==> flow/design.v <==
module ALU(
	input logic [1:0] i_ALU_Op,
	input logic [15:0] i_ALU_1,
	input logic [15:0] i_ALU_2,
	output logic [15:0] o_ALU_out,
	output o_N,
	output o_Z
);
	logic [15:0] ALU_out_temp;
	assign o_ALU_out = ALU_out_temp;
	assign o_N = o_ALU_out[15];
	assign o_Z = (o_ALU_out == 16'b0);
	always_comb begin
		case(i_ALU_Op)
			2'b00: ALU_out_temp = i_ALU_1 + i_ALU_2;
			2'b01: ALU_out_temp = i_ALU_1 - i_ALU_2;
			2'b10: ALU_out_temp = 2*i_ALU_2;
			2'b11: ALU_out_temp = i_ALU_1;
		endcase
	end
endmodule
module RF(
	input i_RF_write,
	input clk,
	input rst,
	input logic [2:0] i_reg_y,
	input logic [2:0] i_reg_x,
	input logic [2:0] i_reg_w,
	input logic [15:0] i_data_w,
	output logic [15:0] o_data_1,
	output logic [15:0] o_data_2
);
	logic [15:0] r0;
	logic [15:0] r1;
	logic [15:0] r2;
	logic [15:0] r3;
	logic [15:0] r4;
	logic [15:0] r5;
	logic [15:0] r6;
	logic [15:0] r7;
	logic [15:0] data_temp_1;
	logic [15:0] data_temp_2;
	assign o_data_1 = data_temp_1;
	assign o_data_2 = data_temp_2;
	always_comb begin
		case(i_reg_x)
			3'b000: data_temp_1 = r0;
			3'b001: data_temp_1 = r1;
			3'b010: data_temp_1 = r2;
			3'b011: data_temp_1 = r3;
			3'b100: data_temp_1 = r4;
			3'b101: data_temp_1 = r5;
			3'b110: data_temp_1 = r6;
			3'b111: data_temp_1 = r7;
		endcase
		case(i_reg_y)
			3'b000: data_temp_2 = r0;
			3'b001: data_temp_2 = r1;
			3'b010: data_temp_2 = r2;
			3'b011: data_temp_2 = r3;
			3'b100: data_temp_2 = r4;
			3'b101: data_temp_2 = r5;
			3'b110: data_temp_2 = r6;
			3'b111: data_temp_2 = r7;
		endcase
	end
	always_ff @(posedge clk or posedge rst) begin
		if(rst) begin
			r0 = 16'b0;
			r1 = 16'b0;
			r2 = 16'b0;
			r3 = 16'b0;
			r4 = 16'b0;
			r5 = 16'b0;
			r6 = 16'b0;
			r7 = 16'b0;
		end else begin 
			if(i_RF_write) begin
				case(i_reg_w)
					3'b000: r0 = i_data_w;
					3'b001: r1 = i_data_w;
					3'b010: r2 = i_data_w;
					3'b011: r3 = i_data_w;
					3'b100: r4 = i_data_w;
					3'b101: r5 = i_data_w;
					3'b110: r6 = i_data_w;
					3'b111: r7 = i_data_w;
				endcase
			end
		end
	end
endmodule
module datapath(
	input rst,
	input clk, 
	input logic [15:0] i_mem_rddata,
	input logic i_PC_write,
	input logic i_Addr_sel,
	input logic i_mem_wr,
	input logic i_MDR_load,
	input logic i_IR_load,
	input logic i_OpA_sel,
	input logic i_OpAB_load,
	input logic [1:0] i_ALU_1_sel,
	input logic [1:0] i_ALU_2_sel,
	input logic [1:0] i_ALUop_sel,
	input logic i_ALU_out,
	input logic i_RF_write,
	input logic i_Reg_in,
	input logic i_Flag_write,
	input logic i_RF_write_call,
	input logic i_mov_hi,
	output logic o_N,
	output logic o_Z,
	output logic [3:0] o_instr,
	output logic [15:0] o_mem_wrdata,
	output logic [15:0] o_mem_addr,
	output logic o_mem_rd,
	output logic o_mem_wr,
	output logic o_imm
);
	logic [15:0] ALU_in1;
	logic [15:0] ALU_in2;
	logic [15:0] ALU_out; 
	logic N_temp; 
	logic Z_temp;
	ALU ALU_inst(
		.i_ALU_Op(i_ALUop_sel),
		.i_ALU_1(ALU_in1),
		.i_ALU_2(ALU_in2),
		.o_ALU_out(ALU_out), 
		.o_Z(Z_temp),
		.o_N(N_temp)
	);
	always @ (posedge clk or posedge rst) begin 
		if (rst) begin 
			o_N <= 0;
			o_Z <= 0;
		end 
		else begin 
			if (i_Flag_write) begin 
				o_N <= N_temp; 
				o_Z <= Z_temp; 
			end 
		end 
	end 
	logic [2:0] reg_y;
	logic [2:0] reg_x; 
	logic [2:0] reg_w;
	logic [15:0] data_w; 
	logic [15:0] data_1;
	logic [15:0] data_2; 
	RF RF_inst (
		.i_RF_write(i_RF_write),
		.clk(clk),
		.rst(rst),
		.i_reg_y(reg_y),
		.i_reg_x(reg_x),
		.i_reg_w(reg_w),
		.i_data_w(data_w),
		.o_data_1(data_1),
		.o_data_2(data_2)
	); 
	logic [15:0] PC;
	logic [15:0] IR;
	logic [15:0] MDR; 
	logic [7:0] imm8; 
	logic [10:0] imm11; 
	logic [15:0] opA;
	logic [15:0] opB;
	logic [15:0] ALU_out_reg;
	logic [15:0] imm8_reg, imm11_reg; 
	assign imm8 = IR[15:8];
	assign imm11 = IR[15:5];
	assign imm8_reg = $signed(imm8);
	assign imm11_reg = {imm11[10], imm11[10], imm11[10], imm11[10], imm11, 1'b0};
	assign o_mem_addr = i_Addr_sel ? PC : opB;
	assign reg_x = i_OpA_sel ? 3'd1 : IR[7:5];
	assign reg_y = IR[10:8];
	assign reg_w = i_RF_write_call ? 3'b111 : reg_x;
	assign data_w = i_Reg_in ? MDR : ALU_out_reg;
	assign o_instr = IR[3:0];
	assign o_imm = IR[4]; 
	assign o_mem_wrdata = opA;
	always_comb begin
		case(i_ALU_1_sel) 
			2'b00: ALU_in1 = PC;
			2'b01: ALU_in1 = opA;
			2'b11: ALU_in1 = 16'b0;
			default: ALU_in1 = 1'b0;
		endcase
		case(i_ALU_2_sel)
			2'b00: ALU_in2 = opB;
			2'b01: ALU_in2 = 16'd2;
			2'b10: ALU_in2 = imm8_reg;
			2'b11: ALU_in2 = imm11_reg;
		endcase
	end
	always_ff @ (posedge clk) begin 
		if (rst) begin
			PC <= 16'b0; 
			IR <= 16'b0; 
			MDR <= 16'b0;
			opA <= 16'b0;
			opB <= 16'b0;
			ALU_out_reg <= 16'b0;
		end
		if(i_PC_write) PC <= ALU_out;
		if(i_IR_load) IR <= i_mem_rddata;
		if(i_OpAB_load) begin
			opA <= data_1;
			opB <= data_2;
		end
		if(i_MDR_load) MDR <= i_mem_rddata;
		if(i_ALU_out) begin
			if(i_mov_hi) ALU_out_reg <= {imm8,opA[7:0]};
			else ALU_out_reg <= ALU_out;
		end
	end 
endmodule
module control(
	input rst,
	input clk, 
	input i_N,
	input i_Z,
	input [3:0] i_instr,
	input i_imm,
	input i_mem_wait,  
	input i_mem_rddatavalid,  
	output logic o_PC_write,
	output logic o_Addr_sel,
	output logic o_mem_rd,
	output logic o_mem_wr,
	output logic o_MDR_load,
	output logic o_IR_load,
	output logic o_OpA_sel,
	output logic o_OpAB_load,
	output logic [1:0] o_ALU_1_sel,
	output logic [1:0] o_ALU_2_sel,
	output logic [1:0] o_ALUop_sel,
	output logic o_ALU_out,
	output logic o_RF_write,
	output logic o_RF_write_call,
	output logic o_Reg_in,
	output logic o_Flag_write,
	output logic o_mov_hi
);
	enum int unsigned 
	{ 
		S_RESET,
		S_FETCH,
		S_DECODE,
		S_ADD_ADDI,
		S_SAVE_MULTIPLY,
		S_LOAD_OPB,
		S_SAVE_PC,
		S_SAVE_REG,
		S_SUB_SUBI_CMP_CMPI,
		S_LD,
		S_LD_SAVE,
		S_LD_SAVE2,		
		S_ST,
		S_MV_MVI_MVHI,
		S_JR_JZ_JN,
		S_JR_JZ_JN_IMM,
		S_CALL,
		S_SAVE_REG_PC,
		S_FETCH_JMP_CALL,
		S_RX_TO_PC,
		S_DATA,
		S_SAVE_REG_PC_2,
		S_JUMP_TO_PC
	} state, nextstate;
	always_ff @ (posedge clk or posedge rst) begin
		if(rst) state <= S_RESET;
		else state <= nextstate;
	end 
	always_comb begin
		nextstate = state;
		o_PC_write = 1'b0;
		o_Addr_sel = 1'b0;
		o_mem_rd = 1'b0;
		o_mem_wr = 1'b0;
		o_MDR_load = 1'b0;
		o_IR_load = 1'b0;
		o_OpA_sel = 1'b0;
		o_OpAB_load = 1'b0;
		o_ALU_1_sel = 2'b0;
		o_ALU_2_sel = 2'b0;
		o_ALUop_sel= 2'b0;
		o_ALU_out = 1'b0;
		o_RF_write = 1'b0;
		o_Reg_in = 1'b0;
		o_Flag_write = 1'b0;
		o_RF_write_call = 1'b0;
		o_mov_hi = 1'b0;
		case(state)
			S_RESET: begin
				nextstate = S_FETCH;
			end
			S_FETCH: begin
				o_PC_write = ~i_mem_wait;  
				o_Addr_sel = 1'b1;
				o_mem_rd = 1'b1;    
				o_ALU_2_sel = 2'b01;
				nextstate = i_mem_wait ? state : S_DATA;
			end
			S_DATA: begin 
				o_IR_load = 1'b1;
				nextstate = i_mem_rddatavalid ? S_DECODE : state;
			end 
			S_DECODE: begin
				o_OpAB_load = 1'b1;
				if(i_instr == 4'b0001) 
					nextstate = S_ADD_ADDI;
				else if(i_instr == 4'b0010 | i_instr == 4'b0011)
					nextstate = S_SUB_SUBI_CMP_CMPI;
				else if(i_instr == 4'b0100)
					nextstate = S_LD;
				else if(i_instr == 4'b0101)
					nextstate = S_ST;
				else if(i_instr == 4'b0000 | i_instr == 4'b0110)
					nextstate = S_MV_MVI_MVHI;
				else if(i_instr == 4'b1000 | i_instr == 4'b1001 | i_instr == 4'b1010)
					nextstate = S_JR_JZ_JN;
				else if(i_instr == 4'b1100)
					nextstate = S_CALL;
			end
			S_ADD_ADDI: begin 
				if (i_imm) o_ALU_2_sel = 2'b10; 
				o_ALU_1_sel = 2'b01;
				o_ALU_out = 1'b1;
				o_Flag_write = 1'b1;
				nextstate = S_SAVE_REG;
			end 
			S_SAVE_REG: begin 
				o_RF_write = 1'b1;
				nextstate = S_FETCH;
			end 
			S_SAVE_MULTIPLY: begin 
				o_ALU_2_sel = 2'b11;
				o_ALU_out = 1'b1;
				o_ALUop_sel = 2'b10;
				nextstate = S_SAVE_REG_PC; 
			end 
			S_SAVE_REG_PC: begin
				o_RF_write = 1'b1;
				nextstate = S_LOAD_OPB;
			end
			S_LOAD_OPB: begin
				o_OpAB_load = 1'b1;
				nextstate = S_SAVE_PC;
			end
			S_SAVE_PC: begin
				o_PC_write = 1'b1;
				nextstate = S_FETCH;
			end
			S_SUB_SUBI_CMP_CMPI: begin 
				if (i_imm) begin 
					o_ALU_1_sel = 2'b01; 
					o_ALU_2_sel = 2'b10; 
					o_ALUop_sel = 2'b01; 
					o_ALU_out = 1'b1; 
					o_Flag_write = 1'b1; 
					if (i_instr == 4'b0010)
						nextstate = S_SAVE_REG; 
					else if (i_instr == 4'b0011)
						nextstate = S_FETCH; 
				end else begin 
					o_ALU_1_sel = 2'b01; 
					o_ALUop_sel = 2'b01; 
					o_ALU_out = 1'b1; 
					o_Flag_write = 1'b1; 
					if (i_instr == 4'b0010)
						nextstate = S_SAVE_REG; 
					else if (i_instr == 4'b0011)
						nextstate = S_FETCH; 
				end
			end 
			S_LD: begin 
				o_mem_rd = 1'b1;  
				nextstate = i_mem_wait ? state : S_LD_SAVE; 
			end
			S_LD_SAVE: begin
				o_MDR_load = 1'b1;
				nextstate = i_mem_rddatavalid ? S_LD_SAVE2 : state;
			end
			S_LD_SAVE2: begin 
				o_ALU_out = 1'b1;
				o_RF_write = 1'b1;
				o_Reg_in = 1'b1;
				nextstate = S_FETCH; 
			end 
			S_ST: begin
				o_mem_wr = 1'b1;  
				nextstate = i_mem_wait ? state : S_FETCH; 
			end
			S_MV_MVI_MVHI: begin
				if(i_instr == 4'b0000) begin
					if(i_imm) o_ALU_2_sel = 2'b10;
					else o_ALU_2_sel = 2'b00;
					o_ALU_1_sel = 2'b11;  
					o_ALUop_sel = 2'b00;
					o_ALU_out = 1'b1;
					nextstate = S_SAVE_REG;
				end 
				else if(i_instr == 4'b0110 && i_imm) begin
					o_mov_hi = 1'b1;
					o_ALUop_sel = 2'b00;
					o_ALU_out = 1'b1;
					nextstate = S_SAVE_REG;	
				end 
			end
			S_FETCH_JMP_CALL: begin
				o_PC_write = 1'b1;
				o_ALU_1_sel = 2'b00;
				o_ALU_2_sel = 2'b11;
				o_ALU_out = 1'b1;
				nextstate = S_FETCH; 
			end
			S_JR_JZ_JN: begin
				if(i_instr == 4'b1000) begin
					if(i_imm) nextstate = S_FETCH_JMP_CALL;
					else begin
						o_PC_write = 1'b1;
						o_ALU_1_sel = 2'b01;
						o_ALUop_sel = 2'b11;
						nextstate = S_FETCH;
					end
				end
				if(i_instr == 4'b1001) begin
					if(i_Z) begin
						if(i_imm) nextstate = S_FETCH_JMP_CALL;
						else begin
							o_PC_write = 1'b1;
							o_ALU_1_sel = 2'b01;
							o_ALUop_sel = 2'b11;
							nextstate =  S_FETCH;
						end
					end
					else nextstate = S_FETCH;
				end
				if(i_instr == 4'b1010) begin
					if(i_N) begin
						if(i_imm) nextstate = S_FETCH_JMP_CALL;
						else begin
							o_PC_write = 1'b1;
							o_ALU_1_sel = 2'b01;
							o_ALUop_sel = 2'b11;
							nextstate =  S_FETCH;
						end
					end
					else nextstate = S_FETCH;
				end
			end
			S_CALL: begin
				o_ALU_1_sel = 1'b0;
				o_ALUop_sel = 2'b11;
				o_ALU_out = 1'b1;
				nextstate = S_SAVE_REG_PC_2;
			end
			S_SAVE_REG_PC_2: begin
				o_RF_write = 1'b1;
				o_RF_write_call = 1'b1;
				if(i_imm) nextstate = S_FETCH_JMP_CALL;
				else nextstate = S_RX_TO_PC;
			end
			S_RX_TO_PC: begin
				o_PC_write = 1'b1;
				o_ALU_1_sel = 2'b01;
				nextstate = S_FETCH;
			end
		endcase
	end
endmodule
module cpu(
	input clk,
	input reset,
	input logic [15:0] i_mem_rddata,
	input logic i_mem_wait,  
	input logic i_mem_rddatavalid,  
	output logic [15:0] o_mem_wrdata,
	output logic [15:0] o_mem_addr,
	output logic o_mem_rd,
	output logic o_mem_wr
);
	logic PC_write;
	logic Addr_sel;
	logic mem_rd;
	logic mem_wr;
	logic MDR_load;
	logic IR_load;
	logic OpA_sel;
	logic OpAB_load;
	logic [1:0] ALU_1_sel;
	logic [1:0] ALU_2_sel;
	logic [1:0] ALUop_sel;
	logic ALU_out;
	logic RF_write;
	logic Reg_in;
	logic Flag_write;
	logic RF_write_call;
	logic mov_hi;
	logic N, Z, imm;
	logic [3:0] instr;
	datapath data(
		.rst(reset),
		.clk(clk), 
		.i_mem_rddata(i_mem_rddata),
		.i_PC_write(PC_write),
		.i_Addr_sel(Addr_sel),
		.i_mem_wr(mem_wr),
		.i_MDR_load(MDR_load),
		.i_IR_load(IR_load),
		.i_OpA_sel(OpA_sel),
		.i_OpAB_load(OpAB_load),
		.i_ALU_1_sel(ALU_1_sel),
		.i_ALU_2_sel(ALU_2_sel),
		.i_ALUop_sel(ALUop_sel),
		.i_ALU_out(ALU_out),
		.i_RF_write(RF_write),
		.i_Reg_in(Reg_in),
		.i_Flag_write(Flag_write),
		.i_RF_write_call(RF_write_call),
		.i_mov_hi(mov_hi),
		.o_N(N),
		.o_Z(Z),
		.o_instr(instr),
		.o_mem_wrdata(o_mem_wrdata),
		.o_mem_addr(o_mem_addr),
		.o_mem_rd(mem_rd),
		.o_mem_wr(mem_wr),
		.o_imm(imm)
	);
	control control(
		.rst(reset),
		.clk(clk),
		.i_N(N),
		.i_Z(Z),
		.i_instr(instr),
		.i_imm(imm),
		.i_mem_wait(i_mem_wait),
		.i_mem_rddatavalid(i_mem_rddatavalid),  
		.o_PC_write(PC_write),
		.o_Addr_sel(Addr_sel),
		.o_mem_rd(o_mem_rd),
		.o_mem_wr(o_mem_wr),
		.o_MDR_load(MDR_load),
		.o_IR_load(IR_load),
		.o_OpA_sel(OpA_sel),
		.o_OpAB_load(OpAB_load),
		.o_ALU_1_sel(ALU_1_sel),
		.o_ALU_2_sel(ALU_2_sel),
		.o_ALUop_sel(ALUop_sel),
		.o_ALU_out(ALU_out),
		.o_RF_write(RF_write),
		.o_Reg_in(Reg_in),
		.o_Flag_write(Flag_write),
		.o_RF_write_call(RF_write_call),
		.o_mov_hi(mov_hi)
	);
endmodule
-- Reports on cpu
What the tools print for cpu, step after step.
Lines are those of the file above, counted from 1.
Cell names lack the library's common part.
Not given: n/a
- top module: cpu
- clock: clk
- standard-cell library: sky130hd
- library corner: tt_025C_1v80

-- Elaborated design
Counts by Yosys on the flattened word-level netlist (proc, flatten, opt, wreduce; memories kept). Register bits leave out memories and registers merged into their read ports (data or address). Print and check cells are left out.
- $add $sub $neg at 2
- equal/unequal tests at 67
- noted muxes and demuxes: 94
- noted bitwise operators: 13
- noted reduce/logical cells: 42
- operators by type and width (kind ; number):
    32-bit 2-to-1 mux ; 20
    32-bit case mux with 16-bit select ; 1
    16-bit 2-to-1 mux ; 18
    16-bit case mux with 8-bit select ; 2
    32-bit by 4-bit == test with 1-bit output (second input constant) ; 7
    32-bit by 5-bit == test with 1-bit output (second input constant) ; 6
    32-bit by 3-bit == test with 1-bit output (second input constant) ; 4
    16-bit case mux with 4-bit select ; 2
    32-bit by 2-bit == test with 1-bit output (second input constant) ; 2
    7-bit OR reduction ; 8
    3-bit == test (second input constant) ; 12
    2-bit 2-to-1 mux ; 18
    32-bit by 1-bit == test with 1-bit output (second input constant) ; 1
    32-bit logical NOT ; 1
    16-bit case mux with 2-bit select ; 1
    1-bit 2-to-1 mux ; 24
    3-bit by 2-bit == test with 1-bit output (second input constant) ; 6
    16-bit adder ; 1
    16-bit subtractor ; 1
    16-bit logical NOT ; 1
    16-bit nonzero test ; 1
    2-bit AND reduction ; 8
    4-bit == test (second input constant) ; 4
    2-bit case mux with 4-bit select ; 2
    4-bit by 3-bit == test with 1-bit output (second input constant) ; 3
    6-bit OR reduction ; 2
    10-bit AND reduction ; 1
    2-bit != test (second input constant) ; 5
Other operator kinds: 23; their cells: 56.
- register bits at 258
- input port bits: 20
- output and inout bits at 34
- word-level cells at 235

-- Logic depth
Depth = most cells in a row (Yosys ltp): at word level without a register or memory, in the mapped netlist without a sequential cell, where the memories' decode and read muxes count.
- noted word-level depth: 15
- ABC_AREA at 1
- depth in mapped cells: 30
- depth with buffers taken out at 30

-- After synthesis
Source: synth_stat.txt of the flow (Yosys; design flattened, memories mapped). It holds for the ABC_AREA given above (unset counts as 0); a run with the other value may have another netlist.
The area totals of this step are shown rounded.
- cell types (type ; number ; total area (um2)):
    dfrtp_1 ; 146 ; 3.65E+03
    edfxtp_1 ; 96 ; 2.88E+03
    nand2_1 ; 379 ; 1.42E+03
    inv_1 ; 219 ; 822.038
    o21ai_0 ; 144 ; 720.691
    o22ai_1 ; 84 ; 525.504
    nor2_1 ; 100 ; 375.36
    nand3_1 ; 65 ; 325.312
    a21oi_1 ; 62 ; 310.298
    a31oi_1 ; 33 ; 206.448
    ha_1 ; 16 ; 200.192
    clkbuf_1 ; 52 ; 195.187
    xor2_1 ; 13 ; 113.859
    a2111oi_0 ; 10 ; 87.584
    a221oi_1 ; 10 ; 87.584
    nand4_1 ; 13 ; 81.328
    nor4_1 ; 13 ; 81.328
    nand3_4 ; 4 ; 70.067
Other cell types: 34; their cells: 109.
- noted cell count: 1568
- synthesis area at 13000 um2
- noted sequential part of the area: 6560 um2
- flip-flop cells: 243
- buffer cells at 65

-- Path before layout
OpenSTA on the mapped netlist: ideal clock, no wires. The path of least setup slack (recovery checks aside). Input and output delay are each 20% of the period. Register names are those of the netlist, which keeps one name where synthesis merged equal registers.
- kind: input to register
- from: input reset
- to: register data.opA[0]
- noted period: 4800 ps
- input delay at 960 ps
- noted setup time: 615 ps
- launch time at the first pin at 960 ps
- noted data arrival time: 5835 ps
- data required time: 4185 ps
- path slack at -1650 ps
- delay of the path: 5490 ps
- driving pins on the path: 2
- noted path buffers: 0
- synthesis period reached: 6450 ps
"delay of the path" = arrival - input delay + setup time.
"driving pins on the path": output pins that drive a net of the path, with the launching flip-flop's if there is one; two outputs of one cell count as two.
"synthesis period reached" = period - worst setup slack (recovery checks aside). The figure is calculated, with input and output delays left at 20% of the set period.
Between the ends stands the longest chain of elaborated cells between them, by number of cells; it is not shown to be the way that was timed. Of several equally long chains one is given.
Each line given opens the expression or statement behind the cell; cells for indexed reads and writes are added by Yosys, which also makes memories of some case tables.
The path ends at the enable pin of a flip-flop; only ways to that pin are counted.
- path through: inv_1 nand2_1
- length of the longest elaborated chain at 1
- noted elaborated cells on any way between the ends: 1
- RTL lines with such cells: 0
- those cells by class: reduce/logical (1)
- ends and longest elaborated chain, after synthesis (element ; line ; source):
    start, declared ; 478 ; input reset,
    2-bit nonzero test ; n/a ;
    end, assigned ; 204 ; opA <= 16'b0;
    end, assigned ; 211 ; opA <= data_1;
    end, declared ; 169 ; logic [15:0] opA;

-- Path in the finished layout
Path of least setup slack in the final report of job 2 (OpenROAD, finished layout, wires in). Where an end is a register, its clock arrival counts in the times.
The path's times are printed in steps of 10 ps; the period is the one set.
- kind: register to register
- from: register data.IR[1]
- to: register data.ALU_out_reg[15]
- noted period: 4800 ps
- noted setup time: 240 ps
- launch time at the first pin at 490 ps
- noted data arrival time: 4920 ps
- data required time: 5060 ps
- path slack at 140 ps
- driving pins on the path: 27
- noted path buffers: 1
Between the ends stands the longest chain of elaborated cells between them, by number of cells; it is not shown to be the way that was timed. Of several equally long chains one is given.
A register here has more assigning lines than the two given.
Ways into the end's enable are left out, as the timed path ends at the data pin.
- path through: edfxtp_1 nor2_4 nand4_1 nand3_4 nand2_1 nor2_1 nor2_1 nor2_2 ha_1 inv_1 nor3_2 nand2_1 nor3_2 buf_4 nand2_1 o31ai_2 xor2_1 ha_1 nand2_1 inv_1 a221o_1 a31oi_1 nand3_1 nand3_1 nand2_1 nand2_2 a21oi_2
- length of the longest elaborated chain at 15
- noted elaborated cells on any way between the ends: 47
- those cells by class: add/sub (2); eq/ne (11); mux (29); reduce/logical (5)
- ends and longest elaborated chain, after layout (element ; line ; source):
    start, declared ; 165 ; logic [15:0] IR;
    start, assigned ; 202 ; IR <= 16'b0;
    start, assigned ; 209 ; if(i_IR_load) IR <= i_mem_rddata;
    4-bit == test ; 422 ; if(i_instr == 4'b1000) begin
    2-bit 2-to-1 mux ; 422 ;
    2-bit 2-to-1 mux ; 433 ; if(i_imm) nextstate = S_FETCH_JMP_CALL;
    2-bit 2-to-1 mux ; 432 ; if(i_Z) begin
    2-bit 2-to-1 mux ; 431 ; if(i_instr == 4'b1001) begin
    2-bit 2-to-1 mux ; 445 ; if(i_imm) nextstate = S_FETCH_JMP_CALL;
    2-bit 2-to-1 mux ; 444 ; if(i_N) begin
    2-bit 2-to-1 mux ; 443 ; if(i_instr == 4'b1010) begin
    2-bit case mux with 3-bit select ; 297 ; case(state)
    2-bit by 1-bit == test with 1-bit output ; 186 ; case(i_ALU_1_sel)
    16-bit case mux with 2-bit select ; 186 ;
    16-bit subtractor ; 16 ; 2'b01: ALU_out_temp = i_ALU_1 - i_ALU_2;
    16-bit case mux with 4-bit select ; 14 ; case(i_ALU_Op)
    16-bit 2-to-1 mux ; 216 ; if(i_mov_hi) ALU_out_reg <= {imm8,opA[7:0]};
    16-bit 2-to-1 mux ; 215 ; if(i_ALU_out) begin
    end, assigned ; 216 ;
    end, assigned ; 217 ; else ALU_out_reg <= ALU_out;
    end, declared ; 171 ; logic [15:0] ALU_out_reg;

FLOW RESULTS
============

cpu through Yosys and OpenROAD on sky130hd: 4 stored runs, unordered, with their settings and measured results. The constraints put input and output delay at 20% of the set period each and load the outputs with 0.01 pF.
"clock period achieved" is the run's clock period less its worst setup slack. It is reckoned from that one timing run; input and output delays stay at 20% of the period that was set.
"overall power" rests on the timing tool's default activity at the inputs, not on a simulated workload.
Values from the reports are rounded here.

Job 1
Settings were ABC_AREA = 1; CAP_MARGIN = 40; CELL_PAD_IN_SITES_DETAIL_PLACEMENT = 1; CELL_PAD_IN_SITES_GLOBAL_PLACEMENT = 3; CORE_ASPECT_RATIO = 1.12; CORE_MARGIN = 9; CORE_UTILIZATION = 57; MAX_ROUTING_LAYER = met5; PLACE_DENSITY_LB_ADDON = 0.23; period_ns = 3.93; SLEW_MARGIN = 20
- stopped before the end: placement reported FLW-0024

Job 2
Settings were ABC_AREA = 1; CORE_UTILIZATION = 71; CTS_CLUSTER_DIAMETER = 118; CTS_CLUSTER_SIZE = 29; GPL_TIMING_DRIVEN = 0; HOLD_SLACK_MARGIN = 0.17; MAX_ROUTING_LAYER = met5; PLACE_DENSITY_LB_ADDON = 0.29; period_ns = 4.8; CAP_MARGIN = 20; CORE_MARGIN = 2; SLEW_MARGIN = 20
- die outline area: 19400 um2
- standard-cell area of the final layout: 14400 um2
- overall power: 0.0106 W
- worst setup slack after layout at 143 ps
- noted the lowest hold slack: 468 ps
- sum of negative setup slack at 0 ps
- noted the clock period achieved: 4657 ps
- chip area in the Yosys report at 13000 um2
- utilization after routing: 0.803

Job 3
Settings were CAP_MARGIN = 20; CORE_UTILIZATION = 19; CTS_CLUSTER_SIZE = 12; PLACE_DENSITY_LB_ADDON = 0.12; period_ns = 7.92; CORE_MARGIN = 2; SLEW_MARGIN = 20
- die outline area: 71800 um2
- standard-cell area of the final layout: 15800 um2
- overall power: 0.00669 W
- worst setup slack after layout at 2180 ps
- noted the lowest hold slack: 479 ps
- sum of negative setup slack at 0 ps
- noted the clock period achieved: 5737 ps
- chip area in the Yosys report at 13200 um2
- utilization after routing: 0.23

Job 4
Settings were CAP_MARGIN = 5; CELL_PAD_IN_SITES_DETAIL_PLACEMENT = 2; CORE_UTILIZATION = 37; CTS_CLUSTER_SIZE = 89; GPL_ROUTABILITY_DRIVEN = 0; MIN_ROUTING_LAYER = met2; PLACE_DENSITY_LB_ADDON = 0.01; SLEW_MARGIN = 0; TNS_END_PERCENT = 75; period_ns = 3.65; CORE_MARGIN = 2
- die outline area: 37300 um2
- standard-cell area of the final layout: 17300 um2
- overall power: 0.0193 W
- worst setup slack after layout at -1420 ps
- noted the lowest hold slack: 489 ps
- sum of negative setup slack at -28200 ps
- noted the clock period achieved: 5066 ps
- chip area in the Yosys report at 13200 um2
- utilization after routing: 0.489
